==> flow/design.v <==
`timescale 1ns/100ps
module mult(
	input 			clk,				
	input 			rst_n,				
	input 			pipe_flush,				
	input 	[63:0] 	a,				
	input 	[63:0] 	b,				
	output 	[63:0] 	result				
);
	wire [63:0] result_tmp;
	reg [63:0] pipe_reg_0;
	reg [63:0] pipe_reg_1;
	assign result_tmp = a*b;
	assign result = pipe_reg_1;
	always@(posedge clk or negedge rst_n) begin
		if(~rst_n) begin
			pipe_reg_0 <= 0;
			pipe_reg_1 <= 0;
		end
		else if(pipe_flush) begin
			pipe_reg_0 <= 0;
			pipe_reg_1 <= 0;
		end
		else begin
			pipe_reg_0 <= result_tmp;
			pipe_reg_1 <= pipe_reg_0;
		end
	end
endmodule  
`timescale 1ns/100ps
module mult_top(
	input 							clk, 
	input							rst_n,
	input							pipe_flush,
	input 			[32-1:0] 	mcand,
	input 			[32-1:0] 	mplier,
	input 			[4:0]	 		func,
	output logic 	[32-1:0] 	result
);
	localparam [4:0] ALU_ADD    = 5'h00;
	localparam [4:0] ALU_MUL    = 5'h0a;
	localparam [4:0] ALU_MULH   = 5'h0b;
	localparam [4:0] ALU_MULHSU = 5'h0c;
	localparam [4:0] ALU_MULHU  = 5'h0d;
	logic [32-1:0] mcand_in, mplier_in;
    logic signed [32-1:0] signed_mcand_in, signed_mplier_in;
    logic [2*32-1:0] product_out;
	logic signed [2*32-1:0] signed_product_out;
	logic [4:0] func_d0;
	logic [4:0] func_d1;
	assign mcand_in = mcand;
    assign mplier_in = mplier;
    assign signed_mcand_in = mcand;
    assign signed_mplier_in = mplier;
	always@(posedge clk or negedge rst_n) begin 
		if(~rst_n)begin 
			func_d0 <= ALU_ADD;
			func_d1 <= ALU_ADD;
		end
		else if(pipe_flush)begin
			func_d0 <= ALU_ADD;
			func_d1 <= ALU_ADD;
		end
		else begin
			func_d0 <= func;
			func_d1 <= func_d0;
		end
	end
    always_comb begin
        case(func_d1)
            ALU_MUL:	begin
            	result = signed_product_out[32-1:0];
            end    
            ALU_MULH:	begin
            	result = signed_product_out[2*32-1:32];
            end   
            ALU_MULHSU:	begin
            	result = product_out[2*32-1:32];
            end
            ALU_MULHU:	begin
            	result = product_out[2*32-1:32];
            end  
            default:	begin
            	result = 32'hfacebeec;   
            end    
        endcase
    end
	mult u_mult_signed(
		.clk(clk),
		.rst_n(rst_n),
		.pipe_flush(pipe_flush),
		.a({{32{signed_mcand_in[31]}},signed_mcand_in}),
		.b({{32{signed_mplier_in[31]}},signed_mplier_in}),
		.result(signed_product_out)
	);
	mult u_mult_unsigned(
		.clk(clk),
		.rst_n(rst_n),
		.pipe_flush(pipe_flush),
		.a({{32{mcand_in[31] & (func == ALU_MULHSU)}},mcand_in}),
		.b({32'b0,mplier_in}),
		.result(product_out)
	);
endmodule
Wiki page: mult_top / tool data

# Tool chain data of mult_top

Each step is given for the RTL above and for the edited RTL.
Lines under "before" count in the file above, lines under "after" in the edited file.
"change" is "after" less "before", of the values as shown; "rel. change" is that difference over "before", in percent.
Operators carry their Yosys type and port widths (W data, S select, Z words).
Cell names lack the library's common part.
The mark n/a stands for no value.

Design top: mult_top
Clock input: clk
Standard-cell library: sky130hd
Corner: tt_025C_1v80

# The edit

Unified diff, file above to edited file.
The edited RTL no longer does the same as the RTL above: the edit was made by script, with no optimisation intended.

```diff
@@ -33,9 +33,11 @@
 	input							rst_n,
 	input							pipe_flush,
-	input 			[32-1:0] 	mcand,
+	input 			[32-1:0] 	mcand_i,
 	input 			[32-1:0] 	mplier,
 	input 			[4:0]	 		func,
 	output logic 	[32-1:0] 	result
 );
+	reg [32-1:0] mcand;
+	always @(posedge clk) mcand <= mcand_i;
 	localparam [4:0] ALU_ADD    = 5'h00;
 	localparam [4:0] ALU_MUL    = 5'h0a;
```

# Word level

Yosys after proc, flatten, opt, wreduce and memory -nomap, before mapping. Enables and synchronous resets that opt folds into registers are not counted as muxes. Memory bits, and registers merged into a memory's read port (data or address), are not among the register bits. Print and check cells are not counted. Equal cells are merged and count once.

Cells by class:

| what                 | before | after | change | rel. change (%) |
| mux-type cells       | 7      | 7     | 0      | 0.00 |
| reduce/logical cells | 1      | 1     | 0      | 0.00 |
| bitwise logic cells  | 1      | 1     | 0      | 0.00 |
| multipliers          | 2      | 2     | 0      | 0.00 |
| equal/unequal tests  | 5      | 5     | 0      | 0.00 |

Operators by type and width:

| cell                 | before | after | change | rel. change (%) |
| $eq A5 B4 Y1 const B | 5      | 5     | 0      | 0.00 |
| $mux W64             | 4      | 4     | 0      | 0.00 |
| $mux W5              | 2      | 2     | 0      | 0.00 |
| $and A1 B1 Y1        | 1      | 1     | 0      | 0.00 |
| $mul A32 B32 Y64     | 1      | 1     | 0      | 0.00 |
| $mul A33 B33 Y64     | 1      | 1     | 0      | 0.00 |
| $pmux W32 S3         | 1      | 1     | 0      | 0.00 |
| $reduce_or A2 Y1     | 1      | 1     | 0      | 0.00 |

Word-level totals:

| what                            | before | after | change | rel. change (%) |
| register bits after elaboration | 266    | 298   | +32    | +12.03 |
| input port bits                 | 72     | 72    | 0      | 0.00 |
| output and inout port bits      | 32     | 32    | 0      | 0.00 |
| elaborated cells                | 22     | 23    | +1     | +4.55 |

# Longest topological paths

Depth = most cells in a row (Yosys ltp): at word level without a register or memory, in the mapped netlist without a sequential cell, where the memories' decode and read muxes count.

Logic depth:

| what                          | before | after | change | rel. change (%) |
| depth in word-level cells     | 4      | 4     | 0      | 0.00 |
| ABC_AREA                      | 0      | 0     | n/a    | n/a |
| gate-level depth with buffers | 30     | 30    | 0      | 0.00 |
| gate-level depth less buffers | 28     | 28    | 0      | 0.00 |

# Mapped cells and area

Source: synth_stat.txt of the flow (Yosys; design flattened, memories mapped). It holds for the ABC_AREA given above (unset counts as 0); a run with the other value may have another netlist.

Cells by type:

| cell     | before | after | change | rel. change (%) |
| dfxtp_1  | 0      | 32    | +32    | n/a |
| nand2_1  | 695    | 712   | +17    | +2.45 |
| nand3_1  | 35     | 20    | -15    | -42.86 |
| nor2_1   | 126    | 139   | +13    | +10.32 |
| o21bai_1 | 17     | 28    | +11    | +64.71 |
| nor2b_1  | 159    | 149   | -10    | -6.29 |
| o21ai_0  | 75     | 66    | -9     | -12.00 |
| nand2b_1 | 17     | 8     | -9     | -52.94 |
| a21oi_1  | 117    | 125   | +8     | +6.84 |
| xnor2_1  | 97     | 105   | +8     | +8.25 |
| nand4_1  | 17     | 24    | +7     | +41.18 |
| a21o_1   | 66     | 60    | -6     | -9.09 |
| and3_1   | 14     | 9     | -5     | -35.71 |
| a221oi_1 | 10     | 5     | -5     | -50.00 |
| a21boi_0 | 6      | 1     | -5     | -83.33 |
| o211a_1  | 5      | 0     | -5     | -100.00 |
| o21ai_1  | 1      | 6     | +5     | +500.00 |
| buf_1    | 7      | 3     | -4     | -57.14 |

The list need not be complete.

Synthesis totals:

| what                             | before  | after   | change | rel. change (%) |
| mapped cells                     | 7586    | 7604    | +18    | +0.24 |
| flip-flops                       | 202     | 234     | +32    | +15.84 |
| chip area (Yosys) (sq um)        | 75218.4 | 75652.6 | +434.2 | +0.58 |
| area of sequential cells (sq um) | 5054.8  | 5695.5  | +640.7 | +12.68 |
| buffer cells                     | 268     | 261     | -7     | -2.61 |

By module: a second synthesis without flattening, with its own total; a netlist apart from the flattened one above.

Unflattened totals:

| what                                            | before   | after    | change | rel. change (%) |
| cell total of the unflattened synthesis         | 14939    | 14915    | -24    | -0.16 |
| area total of the unflattened synthesis (sq um) | 135816.5 | 136322.0 | +505.5 | +0.37 |

Rows give one instance, submodules left out.

By module, before:

| module   | instances | seq. area (sq um) | area (sq um) | cells |
| mult     | 2         | 3203.1            | 67383.4      | 7419 |
| mult_top | 1         | 250.2             | 1049.8       | 101 |

By module, after:

| module   | instances | seq. area (sq um) | area (sq um) | cells |
| mult     | 2         | 3203.1            | 67315.8      | 7391 |
| mult_top | 1         | 890.9             | 1690.4       | 133 |

# Timing after synthesis

Source: OpenSTA report_checks on the synthesized netlist (no wires, ideal clock, input and output delay 20% of the period each), path of least setup slack; recovery checks are left aside. Register names are those of the netlist, which keeps one name where synthesis merged equal registers.

Path after synthesis:

| what                              | before                                  | after                                   | change | rel. change (%) |
| path type                         | input -> register                       | input -> register                       | n/a    | n/a |
| from                              | input port func[0]                      | input port func[4]                      | n/a    | n/a |
| to                                | register u_mult_unsigned.pipe_reg_0[58] | register u_mult_unsigned.pipe_reg_0[63] | n/a    | n/a |
| path buffers                      | 1                                       | 1                                       | 0      | 0.00 |
| stages on the path                | 26                                      | 25                                      | -1     | -3.85 |
| path slack (ns)                   | 2.268                                   | 2.328                                   | +0.060 | n/a |
| arrival (ns)                      | 10.604                                  | 10.540                                  | -0.064 | -0.60 |
| path delay (ns)                   | 8.132                                   | 8.072                                   | -0.060 | -0.74 |
| library setup time (ns)           | 0.128                                   | 0.132                                   | +0.004 | n/a |
| period (ns)                       | 13.0                                    | 13.0                                    | 0.0    | 0.00 |
| launch time at the first pin (ns) | 2.600                                   | 2.600                                   | 0.000  | 0.00 |
| input delay (ns)                  | 2.600                                   | 2.600                                   | 0.000  | 0.00 |
| required time (ns)                | 12.872                                  | 12.868                                  | -0.004 | -0.03 |
| synthesis period reached (ns)     | 10.732                                  | 10.672                                  | -0.060 | -0.56 |

"path delay" = arrival - input delay + setup time.
"stages on the path" counts driving pins, that of a launching flip-flop among them; a cell with two outputs on the path counts twice.
"synthesis period reached" = period - worst setup slack (recovery checks aside). The figure is calculated, with input and output delays left at 20% of the set period.
Between the ends stands the longest chain of elaborated cells between them, by number of cells; it is not shown to be the way that was timed. Of several equally long chains one is given.
Each line given opens the expression or statement behind the cell; cells for indexed reads and writes are added by Yosys, which also makes memories of some case tables.
A register here has more assigning lines than the two given.

On the way, after synthesis, before:
Cells stage by stage: nand4b_1 > nor3_1 > clkbuf_1 > nand2_1 > fa_1 > inv_1 > fa_1 > inv_1 > fa_1 > fa_1 > inv_1 > fa_1 > fa_1 > fa_1 > fa_1 > ha_1 > a21oi_1 > o21ai_0 > a221oi_1 > o211ai_1 > a2111oi_2 > or3_4 > a21oi_2 > or2_4 > a31oi_4 > mux2_1
Cells in the longest elaborated chain: 4
Elaborated cells on any way between the ends: 4
RTL lines with such cells: 3
Those cells by class: mul: 1; eq/ne: 1; mux: 1; logic: 1

Ends and longest elaborated chain, after synthesis, before:

| what             | RTL line | RTL |
| from (decl)      | 37       | `input [4:0] func,` |
| $eq A5 B4 Y1     | 100      | `.a({{32{mcand_in[31] & (func == ALU_MULHSU)}},mcand_in}),` |
| $and A1 B1 Y1    | 100      |  |
| $mul A33 B33 Y64 | 13       | `assign result_tmp = a*b;` |
| $mux W64         | 20       | `else if(pipe_flush) begin` |
| to (assign)      | 21       | `pipe_reg_0 <= 0;` |
| to (assign)      | 25       | `pipe_reg_0 <= result_tmp;` |
| to (decl)        | 11       | `reg [63:0] pipe_reg_0;` |

On the way, after synthesis, after:
Cells stage by stage: nand4bb_1 > nor3b_1 > clkbuf_1 > nand2_1 > fa_1 > inv_1 > fa_1 > inv_1 > fa_1 > fa_1 > inv_1 > fa_1 > fa_1 > fa_1 > fa_1 > ha_1 > a21o_1 > a31o_2 > nor2_1 > o2111a_2 > o31ai_4 > a311o_2 > a21oi_2 > xnor2_1 > nor2_1
Cells in the longest elaborated chain: 4
Elaborated cells on any way between the ends: 4
RTL lines with such cells: 3
Those cells by class: mul: 1; eq/ne: 1; mux: 1; logic: 1

Ends and longest elaborated chain, after synthesis, after:

| what             | RTL line | RTL |
| from (decl)      | 37       | `input [4:0] func,` |
| $eq A5 B4 Y1     | 102      | `.a({{32{mcand_in[31] & (func == ALU_MULHSU)}},mcand_in}),` |
| $and A1 B1 Y1    | 102      |  |
| $mul A33 B33 Y64 | 13       | `assign result_tmp = a*b;` |
| $mux W64         | 20       | `else if(pipe_flush) begin` |
| to (assign)      | 21       | `pipe_reg_0 <= 0;` |
| to (assign)      | 25       | `pipe_reg_0 <= result_tmp;` |
| to (decl)        | 11       | `reg [63:0] pipe_reg_0;` |

# Worst path after layout

From the final timing report of each run of pair 1: the path of least setup slack in the routed layout; clock arrival at registers is part of the times.

Path post-layout:

| what                              | before                                  | after                                   | change | rel. change (%) |
| path type                         | input -> register                       | input -> register                       | n/a    | n/a |
| from                              | input port mcand[15]                    | input port mplier[12]                   | n/a    | n/a |
| to                                | register u_mult_unsigned.pipe_reg_0[45] | register u_mult_unsigned.pipe_reg_0[63] | n/a    | n/a |
| arrival (ns)                      | 12.54                                   | 11.63                                   | -0.91  | -7.26 |
| path buffers                      | 2                                       | 2                                       | 0      | 0.00 |
| path slack (ns)                   | 0.81                                    | 1.83                                    | +1.02  | n/a |
| stages on the path                | 28                                      | 27                                      | -1     | -3.57 |
| input delay (ns)                  | 2.60                                    | 2.60                                    | 0.00   | 0.00 |
| required time (ns)                | 13.35                                   | 13.46                                   | +0.11  | +0.82 |
| library setup time (ns)           | 0.14                                    | 0.13                                    | -0.01  | n/a |
| launch time at the first pin (ns) | 2.60                                    | 2.60                                    | 0.00   | 0.00 |
| period (ns)                       | 13.0                                    | 13.0                                    | 0.0    | 0.00 |

Between the ends stands the longest chain of elaborated cells between them, by number of cells; it is not shown to be the way that was timed. Of several equally long chains one is given.
A register here has more assigning lines than the two given.

On the way, post-layout, before:
Cells stage by stage: clkdlybuf4s50_1 > buf_4 > and2_1 > inv_1 > fa_1 > inv_1 > fa_1 > inv_1 > fa_1 > fa_1 > inv_1 > fa_1 > fa_1 > fa_1 > inv_1 > fa_1 > inv_1 > ha_1 > a21oi_1 > o211ai_1 > nor4b_1 > nand4_1 > a221oi_1 > a21oi_1 > nand3_1 > o21ai_0 > xnor2_1 > nor2_1
Cells in the longest elaborated chain: 2
Elaborated cells on any way between the ends: 2
RTL lines with such cells: 2
Those cells by class: mul: 1; mux: 1

Ends and longest elaborated chain, post-layout, before:

| what             | RTL line | RTL |
| from (decl)      | 35       | `input [32-1:0] mcand,` |
| $mul A33 B33 Y64 | 13       | `assign result_tmp = a*b;` |
| $mux W64         | 20       | `else if(pipe_flush) begin` |
| to (assign)      | 21       | `pipe_reg_0 <= 0;` |
| to (assign)      | 25       | `pipe_reg_0 <= result_tmp;` |
| to (decl)        | 11       | `reg [63:0] pipe_reg_0;` |

On the way, post-layout, after:
Cells stage by stage: clkdlybuf4s50_1 > buf_4 > nand2_1 > fa_1 > inv_1 > fa_1 > inv_1 > fa_1 > fa_1 > inv_1 > fa_1 > fa_1 > fa_1 > inv_1 > fa_1 > inv_1 > ha_1 > nand2_2 > nor4_4 > o211ai_1 > o32a_1 > o2111a_2 > o31ai_4 > a311o_2 > a21oi_2 > xnor2_1 > nor2_1
Cells in the longest elaborated chain: 2
Elaborated cells on any way between the ends: 2
RTL lines with such cells: 2
Those cells by class: mul: 1; mux: 1

Ends and longest elaborated chain, post-layout, after:

| what             | RTL line | RTL |
| from (decl)      | 36       | `input [32-1:0] mplier,` |
| $mul A33 B33 Y64 | 13       | `assign result_tmp = a*b;` |
| $mux W64         | 20       | `else if(pipe_flush) begin` |
| to (assign)      | 21       | `pipe_reg_0 <= 0;` |
| to (assign)      | 25       | `pipe_reg_0 <= result_tmp;` |
| to (decl)        | 11       | `reg [63:0] pipe_reg_0;` |

# Measured runs

Runs of the flow (Yosys, OpenROAD) on both versions; the two runs of a pair have the same settings. The constraints put input and output delay at 20% of the set period each and load the outputs with 0.01 pF.

Flow settings, pair 1:
CORE_UTILIZATION: 40
period_ns: 13.0
CAP_MARGIN: 20
CORE_MARGIN: 2
SLEW_MARGIN: 20

Final reports, pair 1:

| what                               | before   | after    | change  | rel. change (%) |
| area of the die (sq um)            | 191529.0 | 192624.0 | +1095.0 | +0.57 |
| setup slack of the worst path (ns) | 0.811    | 1.832    | +1.021  | n/a |
| utilization in the final report    | 0.427    | 0.428    | +0.001  | n/a |
| worst hold slack after layout (ns) | 0.452    | 0.447    | -0.005  | n/a |
| final setup TNS (ns)               | 0.000    | 0.000    | 0.000   | n/a |
| cell area after synthesis (sq um)  | 75218.4  | 75652.6  | +434.2  | +0.58 |

Flow settings, pair 2:
ABC_AREA: 0
CORE_ASPECT_RATIO: 1.78
CORE_MARGIN: 2
CORE_UTILIZATION: 45
GPL_ROUTABILITY_DRIVEN: 0
GPL_TIMING_DRIVEN: 1
PLACE_DENSITY: 0.67
SETUP_SLACK_MARGIN: 2.18
SLEW_MARGIN: 0
TNS_END_PERCENT: 30
period_ns: 10.3
CAP_MARGIN: 20

Final reports, pair 2:

| what                               | before   | after    | change | rel. change (%) |
| area of the die (sq um)            | 170576.0 | 171551.0 | +975.0 | +0.57 |
| setup slack of the worst path (ns) | 0.783    | 1.110    | +0.327 | n/a |
| utilization in the final report    | 0.538    | 0.514    | -0.024 | n/a |
| worst hold slack after layout (ns) | 0.439    | 0.452    | +0.013 | n/a |
| final setup TNS (ns)               | 0.000    | 0.000    | 0.000  | n/a |
| cell area after synthesis (sq um)  | 75218.4  | 75652.6  | +434.2 | +0.58 |
